==> flow/design.v <==
module pow2_LUT(
    input logic [1:0] selector, 
    output logic [31:0] out
);
always_comb 
begin
    case(selector)
        2'b00: out = 32'b1_0000000000000000000000000000000;
        2'b01: out = 32'b0_1101011101000100111111001100101;
        2'b10: out = 32'b0_1011010100000100111100110011001;
        2'b11: out = 32'b0_1001100000110111111100000101000;
        default: out = 'b0;
    endcase
end
endmodule
module LPW_pow2 #(
    parameter POW_FW = 15, 
    parameter POW_BW = 16,
    parameter BW = 8, 
    parameter FW = 2
)(
    input [BW-1:0] vec_in,
    output [POW_BW-1:0] vec_out
);
wire [BW-1:FW] int_part;
wire [FW-1:0] frac_part;
wire [BW-1:FW] shift_int;
wire [31:0] LUT_out;
wire [31:0] LUT_inter;
wire [BW-1:0] comp_in;
assign comp_in = ~vec_in + 1;
assign int_part = comp_in[BW-1:FW];
assign frac_part = comp_in[FW-1:0];
pow2_LUT LUT(
    .selector(frac_part),
    .out(LUT_out)
);
assign LUT_inter = LUT_out >> int_part;
assign vec_out = LUT_inter[31:16];
endmodule
module pow2 #(
    parameter BW = 8,
    parameter VEC_SIZE = 5,
    parameter FW = 2,
    parameter POW_BW = 16,
    parameter POW_FW = 15
)(
    input [VEC_SIZE-1:0][BW-1:0] vec_in,
    input [BW-1:0] max_in,
    output [VEC_SIZE-1:0][POW_BW-1:0] pow_out
);
wire [VEC_SIZE-1:0][BW-1:0] normed_in;
genvar i;
generate
    for(i = 0; i < VEC_SIZE; i++)
    begin : c
        assign normed_in[i] = vec_in[i] - max_in;
    end
endgenerate
generate
    for (i = 0; i < VEC_SIZE; i++)
    begin : pow_gen
        LPW_pow2 #(.BW(BW), .FW(FW), .POW_BW(POW_BW), .POW_FW(POW_FW)) power_linear (
            .vec_in(normed_in[i]),
            .vec_out(pow_out[i])
        );
    end
endgenerate
endmodule
module int_max #(
    parameter BW = 8,
    parameter FW = 2,
    parameter VEC_SIZE = 5
    )(
    input wire [VEC_SIZE-1:0][BW-1:0] int_max_in,
    output wire [BW-1:0] max_out
);
wire [2*VEC_SIZE-1:1][BW-1:0] int_max_tree;
function [BW-1:0] ciel;
    input [BW-1:0] in_val;
    begin
        if(in_val[FW-1:0] != 0)
        begin
            ciel = {in_val[BW-1:FW], 2'b00} + {{BW-3{1'b0}},3'b100};
        end
        else
        begin
            ciel = {in_val[BW-1:FW], 2'b00};
        end
    end
endfunction
genvar i;
generate
    for(i = 0; i < VEC_SIZE; i = i + 1)
    begin : base
        assign int_max_tree[i + VEC_SIZE] = ciel(int_max_in[i]);
    end
    for(i = VEC_SIZE-1; i > 0; i = i - 1)
    begin : rest
        assign int_max_tree[i] = ($signed(int_max_tree[i*2]) < $signed(int_max_tree[i*2 + 1]))? int_max_tree[i*2+1] : int_max_tree[i*2];
    end
endgenerate
assign max_out = int_max_tree[1];
endmodule
module reduction #(
    parameter BW = 16,
    parameter FW = 15,
    parameter OUT_BW = 16,
    parameter OUT_FW = 6,
    parameter VEC_SIZE = 5
)(
    input wire [VEC_SIZE-1:0][BW-1:0] vec_in,
    output wire [OUT_BW-1:0] vec_out
);
    wire [2*VEC_SIZE-1:1][31:0] tree;
    genvar i;
    generate
        for(i = 0; i < VEC_SIZE; i++)
        begin : a
            assign tree[i + VEC_SIZE] = {{(32-BW){1'b0}}, vec_in[i]};
        end
        for(i = VEC_SIZE-1; i > 0; i--)
        begin : b
            assign tree[i] = tree[2*i] + tree[2*i+1];
        end
    endgenerate
    assign vec_out = tree[1][24:9];
endmodule
module unnormed_softmax #(
    parameter BW = 8,
    parameter FW = 2,
    parameter POW_BW = 16,
    parameter POW_FW = 15,
    parameter ACCUM_BW = 16,
    parameter ACCUM_FW = 6,
    parameter VEC_SIZE = 4
)(
    input [VEC_SIZE-1:0][BW-1:0] vec_in,
    output [VEC_SIZE-1:0][POW_BW-1:0] vec_out,
    output [BW-1:0] max_out,
    output [ACCUM_BW-1:0] sum_out
);
    wire [BW-1:0] max_val;
    int_max #(.BW(BW), .FW(FW), .VEC_SIZE(VEC_SIZE)) max_instance(
        .int_max_in(vec_in),
        .max_out(max_val)
    );
    wire [VEC_SIZE-1:0][POW_BW-1:0] pow_vals;
    pow2 #( .BW(BW), .VEC_SIZE(VEC_SIZE), .FW(FW), .POW_BW(POW_BW), .POW_FW(POW_FW)) pow_2_unit(
        .vec_in(vec_in),
        .max_in(max_val),
        .pow_out(pow_vals)
    );
    wire [ACCUM_BW-1:0] sum;
    reduction #(.BW(POW_BW), .FW(POW_FW), .OUT_BW(ACCUM_BW), .OUT_FW(ACCUM_FW), .VEC_SIZE(VEC_SIZE)) accum_unit(
        .vec_in(pow_vals),
        .vec_out(sum)
    );
    assign vec_out = pow_vals;
    assign sum_out = sum;
    assign max_out = max_val;
endmodule
module reciep_MLUT (
    input logic [3:0] selector,
    output logic [15:0] value
);
always_comb 
begin  
    case(selector)
        'd0: value = 16'b1000000001000001;
        'd1: value = 16'b1111111111100000;
        'd2: value = 16'b1111111111110110;
        'd3: value = 16'b1111111111111011;
        'd4: value = 16'b1111111111111101;
        'd5: value = 16'b1111111111111110;
        'd6: value = 16'b1111111111111111;
        'd7: value = 16'b1111111111111111;
        'd8: value = 16'b0;
        'd9: value = 16'b0; 
        default:
        value = 'b0;
    endcase
end
endmodule
module reciep_CLUT (
    input logic [3:0] selector,
    output logic [31:0] value
);
always_comb 
begin  
    case(selector)
        'd0: value = 32'b00000000000111111111111111000000;
        'd1: value = 32'b00000000000000000001100000000000;
        'd2: value = 32'b00000000000000000000110101010101;
        'd3: value = 32'b00000000000000000000100101010101;
        'd4: value = 32'b00000000000000000000011100110011;
        'd5: value = 32'b00000000000000000000010111011101;
        'd6: value = 32'b00000000000000000000010001001001;
        'd7: value = 32'b00000000000000000000110101010101;
        'd8: value = 32'b00000000000000000000001111000111;
        'd9: value = 32'b00000000000000000000001101100000;
        default:
        value = 'b0;
    endcase
end
endmodule
module norm #(
    parameter BW = 8,
    parameter ACCUM_BW = 16,
    parameter ACCUM_FW = 6,
    parameter VEC_SIZE = 10
)(
    input [VEC_SIZE-1:0][ACCUM_BW-1:0] vec_in,
    input [ACCUM_BW-1:0] denom_in,
    input [BW-1:0] max,
    output [VEC_SIZE-1:0][31:0] vec_out
);
logic [3:0] sel_wire;
assign sel_wire = denom_in[ACCUM_FW+3:ACCUM_FW];
wire [15:0] m_val;
wire [31:0] c_val;
wire [31:0] reciep_val_mult;
wire [31:0] reciep_val;
reciep_MLUT MLUT(
    .selector(sel_wire),
    .value(m_val)
);
reciep_CLUT CLUT(
    .selector(sel_wire),
    .value(c_val)
);
assign reciep_val_mult = m_val *  denom_in;
assign reciep_val = reciep_val_mult + c_val;
wire [VEC_SIZE-1:0][31:0] div_out;
genvar i;
generate
    for(i = 0; i < VEC_SIZE; i++) 
    begin : a
        assign div_out[i] = vec_in[i] * reciep_val;
    end
endgenerate
generate
    for(i = 0; i < VEC_SIZE; i++) 
    begin : p
        assign vec_out[i] = div_out[i];
    end
endgenerate
endmodule
module softermax #(
    parameter BW = 8,
    parameter FW = 2,
    parameter POW_BW = 16,
    parameter POW_FW = 6,
    parameter ACCUM_BW = 16,
    parameter ACCUM_FW = 6,
    parameter VEC_SIZE = 10
)(
    input clk,
    input  [VEC_SIZE*BW-1:0] unnormed_in,
    output [VEC_SIZE*32-1:0] final_softmax
);
    logic [ACCUM_BW-1:0] sum_out;
    logic [VEC_SIZE-1:0][POW_BW-1:0] pow_out;
    logic [BW-1:0] max_out;
    logic [ACCUM_BW-1:0] sum_out_q;
    logic [VEC_SIZE-1:0][POW_BW-1:0] pow_out_q;
    logic [BW-1:0] max_out_q;
    logic [VEC_SIZE-1:0][31:0] soft_out;
    logic [VEC_SIZE-1:0][31:0] soft_out_q;
    logic [VEC_SIZE-1:0][BW-1:0] unnormed_in_q;
    always_ff @(posedge clk)
    begin
        unnormed_in_q <= unnormed_in;
        sum_out_q <= sum_out;
        pow_out_q <= pow_out;
        max_out_q <= max_out;
        soft_out_q <= soft_out;
    end
    unnormed_softmax #(.VEC_SIZE(VEC_SIZE), .BW(BW), .FW(FW), .POW_BW(POW_BW), .POW_FW(POW_FW), .ACCUM_BW(ACCUM_BW), .ACCUM_FW(ACCUM_FW)) unnormed_instance(
        .vec_in(unnormed_in_q),
        .vec_out(pow_out),
        .sum_out(sum_out),
        .max_out(max_out)
    );
    norm #(.VEC_SIZE(VEC_SIZE), .BW(BW), .ACCUM_BW(ACCUM_BW), .ACCUM_FW(ACCUM_FW)) norm_unit(
        .vec_in(pow_out_q),
        .denom_in(sum_out_q),
        .max(max_out_q),
        .vec_out(soft_out)
    );
    assign final_softmax = soft_out_q;
endmodule
; ---- Step by step through the tools: softermax
; Tool output for the design above, in the order of the flow.
; Line numbers count from 1 in the design file above.
; Operators carry their Yosys type and port widths (W data, S select, Z words).
; Cell names lack the library's common part.
; A cell with - has no value.
[inputs]
design = softermax
clk_port = clk
lib = sky130hd
corner = tt_025C_1v80

; ---- Word level
; Yosys after proc, flatten, opt, wreduce and memory -nomap, before mapping. Enables and synchronous resets that opt folds into registers are not counted as muxes. Print and check cells are not counted.
; Yosys's memory passes give these memory sizes; they may raise the number of words (mostly to a power of two), join words into wider ones and drop unused or constant bits.
[op_classes]
mul = 11
shifts = 10
n_eq = 30
compare = 9
bitwise = 10
n_addsub = 40
reduce_and_logical = 20
n_mux = 29
[op_table]
columns = operator, count
row1 = $mul A16 B32 Y32, 10
row2 = $pmux W32 S4, 10
row3 = $mul A16 B16 Y32, 1
row4 = $shr A32 B6 Y32, 10
row5 = $mux W8, 19
row6 = $add A16 B16 Y17, 5
row7 = $add A8 B1 Y8 const B, 10
row8 = $add A8 B3 Y8 const B, 10
row9 = $sub A8 B8 Y8, 10
row10 = $not A8 Y8, 10
row11 = $lt A8 B8 Y1, 9
row12 = $eq A2 B2 Y1 const B, 20
row13 = $add A17 B17 Y18, 2
row14 = $add A32 B32 Y32, 1
row15 = $add A25 B17 Y25, 1
row16 = $add A25 B18 Y25, 1
row17 = $eq A2 B1 Y1 const B, 10
row18 = $logic_not A2 Y1, 10
row19 = $reduce_bool A2 Y1, 10
[word_totals]
regBits = 576
in_bits = 81
clocked_rd_ports_x_width = 37
memories = 2
output_inout_bits = 320
wordCells = 165
rom_bits = 592
[mem_list]
columns = memory, size, word_bits, read_ports, wr, line_no
row1 = (name not given), 16, 21, 1, 0, 191  ; case(selector)
row2 = (name not given), 16, 16, 1, 0, 169  ; case(selector)

; ---- Logic depth
; Depth = most cells in a row (Yosys ltp): at word level without a register or memory, in the mapped netlist without a sequential cell, where the memories' decode and read muxes count.
[depth]
depth_word = 20
abc_area = 0
mapped_depth = 97
depth_no_buf = 95

; ---- Mapped cells and area
; Yosys stat after the flow's synthesis: flattened, memories mapped to cells. It holds for the ABC_AREA given above (unset counts as 0); a run with the other value may have another netlist.
[mapped]
n_buf = 890
cell_count = 16380
yosys_area_um2 = 145304.4
flip_flops = 592
[types]
columns = cell_type, count
row1 = fa_1, 3253
row2 = inv_1, 3512
row3 = ha_1, 997
row4 = dfxtp_1, 592
row5 = nand2_1, 2945
row6 = and2_1, 1181
row7 = xnor2_1, 505
row8 = clkbuf_1, 831
row9 = a21oi_1, 372
row10 = nor2_1, 352
row11 = xor2_1, 149
row12 = mux2i_1, 111
row13 = o21ai_0, 183
row14 = nor2b_1, 143
row15 = nand2b_1, 141
row16 = xnor3_1, 33
row17 = o21bai_1, 95
row18 = nor3_1, 136
; Not listed: further types 80, cells in them 849.
; The figures by module come from a second, unflattened synthesis with its own total; it is not the netlist above.
[hier_totals]
hier_cells = 17670
area_unflattened_um2 = 156662.8
; Each row is one instance without its submodules.
[by_module]
columns = module, instances, cells, mod_seq_area_um2, area_um2
row1 = norm, 1, 14363, 0.0, 123181.9
row2 = softermax, 1, 584, 11691.2, 11691.2
row3 = LPW_pow2, 10, 114, 0.0, 883.3
row4 = reduction, 1, 351, 0.0, 3749.8
row5 = int_max, 1, 424, 0.0, 3138.0
row6 = pow2, 1, 390, 0.0, 2882.8
row7 = pow2_LUT, 10, 34, 0.0, 261.5
row8 = reciep_CLUT, 1, 51, 0.0, 389.1
row9 = reciep_MLUT, 1, 27, 0.0, 181.4
row10 = unnormed_softmax, 1, 0, 0.0, 0.0

; ---- Worst setup path after synthesis
; Source: OpenSTA report_checks on the synthesized netlist (no wires, ideal clock, input and output delay 20% of the period each), path of least setup slack; recovery checks are left aside. Register names are those of the netlist, which keeps one name where synthesis merged equal registers.
[synth_path]
kind = register -> register
from = reg unnormed_in_q
to = reg (name not given)
required_ps = 17365
arrival_ps = 17815
path_slack_ps = -450
stages = 93
tclk_ps = 17500
path_delay_ps = 17950
launch_ps = 0
path_buffers = 5
synth_period_reached_ps = 17950
; "path_delay_ps" is the arrival time less input delay plus setup time.
; "stages" counts driving pins, that of a launching flip-flop among them; a cell with two outputs on the path counts twice.
; "synth_period_reached_ps" is the clock period less the worst setup slack; recovery checks do not enter. This is arithmetic on one report: input and output delays are still those of the set period (20% each).
; Where an end lacks its bit number, it is one bit of the signal, or one of the new flip-flops if synthesis recoded a state register.
; Between the ends stands the longest chain of elaborated cells between them, by number of cells; it is not shown to be the way that was timed. Of several equally long chains one is given.
; A line is the first line of the expression or statement that the cell stems from. Yosys adds cells for indexed reads and writes and turns some case tables into memories.
[synth_via]
cell_sequence = dfxtp_1 > clkbuf_1 > inv_1 > ha_1 > buf_2 > nor2b_1 > xnor2_1 > ha_1 > a21o_1 > o22ai_1 > nand3_1 > a21oi_2 > mux2i_1 > inv_1 > ha_1 > nor2_1 > nand2_1 > nor2_1 > (+57 left out) > inv_1 > fa_1 > inv_1 > ha_1 > and4_1 > nand4_1 > o31a_1 > a31oi_1 > o21a_1 > nor3_2 > or2_2 > inv_1 > ha_1 > inv_1 > a211oi_1 > a211oi_1 > a31oi_1 > o211ai_1
elab_chain_len = 20
[synth_rtl]
columns = item, line_no
row1 = from (decl), 270  ; logic [VEC_SIZE-1:0][BW-1:0] unnormed_in_q;
row2 = from (assign), 273  ; unnormed_in_q <= unnormed_in;
row3 = $reduce_bool A2 Y1, 82  ; if(in_val[FW-1:0] != 0)
row4 = $mux W8, 82
row5 = $lt A8 B8 Y1, 100  ; assign int_max_tree[i] = ($signed(int_max_tree[i*2]) < $signed(int_max_tree[i*2 + 1]))? int_max_tree[i*2+1] : ...
row6 = $mux W8, 100
row7 = $lt A8 B8 Y1, 100
row8 = $mux W8, 100
row9 = $lt A8 B8 Y1, 100
row10 = (+6 left out), -
row11 = $eq A2 B2 Y1, 7  ; case(selector)
row12 = $pmux W32 S4, 7
row13 = $shr A32 B6 Y32, 38  ; assign LUT_inter = LUT_out >> int_part;
row14 = $add A16 B16 Y17, 124  ; assign tree[i] = tree[2*i] + tree[2*i+1];
row15 = $add A17 B17 Y18, 124
row16 = $add A25 B17 Y25, 124
row17 = $add A25 B18 Y25, 124
; Some nets on the timed path still bear RTL names; the line given drives or declares the net.
[synth_nets]
columns = net, line_no
row1 = sum_out[7], 124

; ---- Path in the finished layout
; Path of least setup slack in the final report of run A (OpenROAD, finished layout, wires in). Where an end is a register, its clock arrival counts in the times.
; The report prints the path's times to 10 ps; the period is as set.
[layout_path]
kind = register -> register
from = reg unnormed_in_q
to = reg (name not given)
path_slack_ps = -2990
stages = 96
required_ps = 15850
arrival_ps = 18840
tclk_ps = 15200
launch_ps = 740
path_buffers = 7
; Where an end lacks its bit number, it is one bit of the signal, or one of the new flip-flops if synthesis recoded a state register.
; Between the ends stands the longest chain of elaborated cells between them, by number of cells; it is not shown to be the way that was timed. Of several equally long chains one is given.
[layout_via]
cell_sequence = dfxtp_4 > buf_8 > inv_6 > ha_4 > buf_8 > mux2i_4 > inv_1 > ha_1 > nand2_2 > a21oi_2 > o221ai_2 > and2_4 > a21oi_4 > mux2i_2 > ha_1 > o21ai_2 > inv_1 > o31a_1 > (+60 left out) > inv_1 > o21bai_1 > a21oi_2 > nor2b_4 > o21ai_4 > o31a_1 > a31oi_4 > buf_12 > o21a_4 > buf_4 > nor2_2 > inv_1 > ha_4 > inv_1 > a211oi_2 > a211oi_2 > a31oi_1 > o211ai_1
elab_chain_len = 20
[layout_rtl]
columns = item, line_no
row1 = from (decl), 270  ; logic [VEC_SIZE-1:0][BW-1:0] unnormed_in_q;
row2 = from (assign), 273  ; unnormed_in_q <= unnormed_in;
row3 = $reduce_bool A2 Y1, 82  ; if(in_val[FW-1:0] != 0)
row4 = $mux W8, 82
row5 = $lt A8 B8 Y1, 100  ; assign int_max_tree[i] = ($signed(int_max_tree[i*2]) < $signed(int_max_tree[i*2 + 1]))? int_max_tree[i*2+1] : ...
row6 = $mux W8, 100
row7 = $lt A8 B8 Y1, 100
row8 = $mux W8, 100
row9 = $lt A8 B8 Y1, 100
row10 = (+6 left out), -
row11 = $eq A2 B2 Y1, 7  ; case(selector)
row12 = $pmux W32 S4, 7
row13 = $shr A32 B6 Y32, 38  ; assign LUT_inter = LUT_out >> int_part;
row14 = $add A16 B16 Y17, 124  ; assign tree[i] = tree[2*i] + tree[2*i+1];
row15 = $add A17 B17 Y18, 124
row16 = $add A25 B17 Y25, 124
row17 = $add A25 B18 Y25, 124
; Some nets on the timed path still bear RTL names; the line given drives or declares the net.
[layout_nets]
columns = net, line_no
row1 = sum_out[6], 124

# Flow runs of softermax

Settings and measured results of 5 stored flow runs for module softermax (sky130hd), not sorted in any way. The constraints put input and output delay at 20% of the set period each and load the outputs with 0.01 pF.
"achieved_period_ps" = clock period - worst setup slack. The figure is calculated, with input and output delays left at 20% of the set period.
By "worst_setup_path_time_ps" is meant the share of the clock period that the worst setup path is allowed (20% is reserved at inputs, 20% at outputs), minus its slack. Clock arrival times at its registers enter into it.
"worst_setup_path_time_ps" is given in steps of 10 ps.

# run A
==> flow/run.sh <==
#!/bin/bash
# the make line also repeats the synthesis and layout settings of config.mk as NAME=value (left out here)
make -C /OpenROAD-flow-scripts/flow DESIGN_CONFIG=/design/flow/config.mk WORK_HOME=/design/flow/orfs CLKGATE_MAP_FILE= finish
==> flow/config.mk <==
export PLATFORM = sky130hd
export DESIGN_NAME = softermax
export DESIGN_NICKNAME = softermax
export VERILOG_FILES = /design/flow/design.v
export SDC_FILE = /design/flow/constraint.sdc
export NUM_CORES = 4
export LEC_CHECK = 0
export CAP_MARGIN = 0
export CELL_PAD_IN_SITES_DETAIL_PLACEMENT = 0
export CORE_ASPECT_RATIO = 1.12
export CORE_MARGIN = 2
export CORE_UTILIZATION = 68
export CTS_CLUSTER_DIAMETER = 77
export GPL_TIMING_DRIVEN = 0
export HOLD_SLACK_MARGIN = 0.15
export PLACE_DENSITY = 0.69
export SETUP_SLACK_MARGIN = 0.25
export SLEW_MARGIN = 20
export TNS_END_PERCENT = 20
==> flow/constraint.sdc <==
create_clock -name core_clock -period 15.2 [get_ports {clk}]
set_input_delay 3.0400 -clock core_clock [delete_from_list [all_inputs] [get_ports {clk}]]
set_output_delay 3.0400 -clock core_clock [all_outputs]
set_load 0.01 [all_outputs]

==> run A: results <==
timing.hold.ws_ps=776
finalCellArea_um2=160430.0
achieved_period_ps=18189
tns_setup_ps=-79062
design.die.area_um2=217405.0
worst_setup_path_time_ps=18190
timing.worst_path_kind="register -> register"
layout_utilization_frac=0.756
yosys.chip_area_um2=145304.4
worstSetupSlack_ps=-2989

# run B
==> flow/run.sh <==
#!/bin/bash
# the make line also repeats the synthesis and layout settings of config.mk as NAME=value (left out here)
make -C /OpenROAD-flow-scripts/flow DESIGN_CONFIG=/design/flow/config.mk WORK_HOME=/design/flow/orfs CLKGATE_MAP_FILE= finish
==> flow/config.mk <==
export PLATFORM = sky130hd
export DESIGN_NAME = softermax
export DESIGN_NICKNAME = softermax
export VERILOG_FILES = /design/flow/design.v
export SDC_FILE = /design/flow/constraint.sdc
export NUM_CORES = 4
export LEC_CHECK = 0
export CAP_MARGIN = 20
export CORE_MARGIN = 2
export CORE_UTILIZATION = 40
export SLEW_MARGIN = 20
==> flow/constraint.sdc <==
create_clock -name core_clock -period 17.5 [get_ports {clk}]
set_input_delay 3.5000 -clock core_clock [delete_from_list [all_inputs] [get_ports {clk}]]
set_output_delay 3.5000 -clock core_clock [all_outputs]
set_load 0.01 [all_outputs]

==> run B: results <==
timing.hold.ws_ps=789
finalCellArea_um2=161248.0
achieved_period_ps=16857
tns_setup_ps=0
design.die.area_um2=368097.0
worst_setup_path_time_ps=16860
timing.worst_path_kind="register -> register"
layout_utilization_frac=0.445
yosys.chip_area_um2=145304.4
worstSetupSlack_ps=643

# run C
==> flow/run.sh <==
#!/bin/bash
# the make line also repeats the synthesis and layout settings of config.mk as NAME=value (left out here)
make -C /OpenROAD-flow-scripts/flow DESIGN_CONFIG=/design/flow/config.mk WORK_HOME=/design/flow/orfs CLKGATE_MAP_FILE= finish
==> flow/config.mk <==
export PLATFORM = sky130hd
export DESIGN_NAME = softermax
export DESIGN_NICKNAME = softermax
export VERILOG_FILES = /design/flow/design.v
export SDC_FILE = /design/flow/constraint.sdc
export NUM_CORES = 4
export LEC_CHECK = 0
export CAP_MARGIN = 20
export CORE_MARGIN = 2
export CORE_UTILIZATION = 40
export SETUP_SLACK_MARGIN = -1.6
export SLEW_MARGIN = 20
==> flow/constraint.sdc <==
create_clock -name core_clock -period 17.1 [get_ports {clk}]
set_input_delay 3.4200 -clock core_clock [delete_from_list [all_inputs] [get_ports {clk}]]
set_output_delay 3.4200 -clock core_clock [all_outputs]
set_load 0.01 [all_outputs]

==> run C: results <==
timing.hold.ws_ps=857
finalCellArea_um2=160774.0
achieved_period_ps=17508
tns_setup_ps=-2806
design.die.area_um2=368097.0
worst_setup_path_time_ps=17510
timing.worst_path_kind="register -> register"
layout_utilization_frac=0.444
yosys.chip_area_um2=145304.4
worstSetupSlack_ps=-408

# run D
==> flow/run.sh <==
#!/bin/bash
# the make line also repeats the synthesis and layout settings of config.mk as NAME=value (left out here)
make -C /OpenROAD-flow-scripts/flow DESIGN_CONFIG=/design/flow/config.mk WORK_HOME=/design/flow/orfs CLKGATE_MAP_FILE= finish
==> flow/config.mk <==
export PLATFORM = sky130hd
export DESIGN_NAME = softermax
export DESIGN_NICKNAME = softermax
export VERILOG_FILES = /design/flow/design.v
export SDC_FILE = /design/flow/constraint.sdc
export NUM_CORES = 4
export LEC_CHECK = 0
export ABC_AREA = 1
export CAP_MARGIN = 15
export CORE_ASPECT_RATIO = 0.58
export CORE_MARGIN = 2
export CORE_UTILIZATION = 40
export CTS_CLUSTER_SIZE = 77
export GPL_ROUTABILITY_DRIVEN = 0
export GPL_TIMING_DRIVEN = 1
export MAX_ROUTING_LAYER = met4
export PLACE_DENSITY_LB_ADDON = 0.26
export SLEW_MARGIN = 40
==> flow/constraint.sdc <==
create_clock -name core_clock -period 17.5 [get_ports {clk}]
set_input_delay 3.5000 -clock core_clock [delete_from_list [all_inputs] [get_ports {clk}]]
set_output_delay 3.5000 -clock core_clock [all_outputs]
set_load 0.01 [all_outputs]

==> run D: results <==
timing.hold.ws_ps=589
finalCellArea_um2=154672.0
achieved_period_ps=16484
tns_setup_ps=0
design.die.area_um2=359617.0
worst_setup_path_time_ps=16480
timing.worst_path_kind="register -> register"
layout_utilization_frac=0.438
yosys.chip_area_um2=141863.6
worstSetupSlack_ps=1016

# run E
==> flow/run.sh <==
#!/bin/bash
# the make line also repeats the synthesis and layout settings of config.mk as NAME=value (left out here)
make -C /OpenROAD-flow-scripts/flow DESIGN_CONFIG=/design/flow/config.mk WORK_HOME=/design/flow/orfs CLKGATE_MAP_FILE= finish
==> flow/config.mk <==
export PLATFORM = sky130hd
export DESIGN_NAME = softermax
export DESIGN_NICKNAME = softermax
export VERILOG_FILES = /design/flow/design.v
export SDC_FILE = /design/flow/constraint.sdc
export NUM_CORES = 4
export LEC_CHECK = 0
export CAP_MARGIN = 20
export CELL_PAD_IN_SITES_GLOBAL_PLACEMENT = 2
export CORE_MARGIN = 2
export CORE_UTILIZATION = 40
export CTS_CLUSTER_DIAMETER = 107
export MIN_ROUTING_LAYER = met1
export SLEW_MARGIN = 25
==> flow/constraint.sdc <==
create_clock -name core_clock -period 22.7 [get_ports {clk}]
set_input_delay 4.5400 -clock core_clock [delete_from_list [all_inputs] [get_ports {clk}]]
set_output_delay 4.5400 -clock core_clock [all_outputs]
set_load 0.01 [all_outputs]

==> run E: results <==
timing.hold.ws_ps=820
finalCellArea_um2=158212.0
achieved_period_ps=20889
tns_setup_ps=0
design.die.area_um2=368097.0
worst_setup_path_time_ps=20890
timing.worst_path_kind="register -> register"
layout_utilization_frac=0.437
yosys.chip_area_um2=145304.4
worstSetupSlack_ps=1811
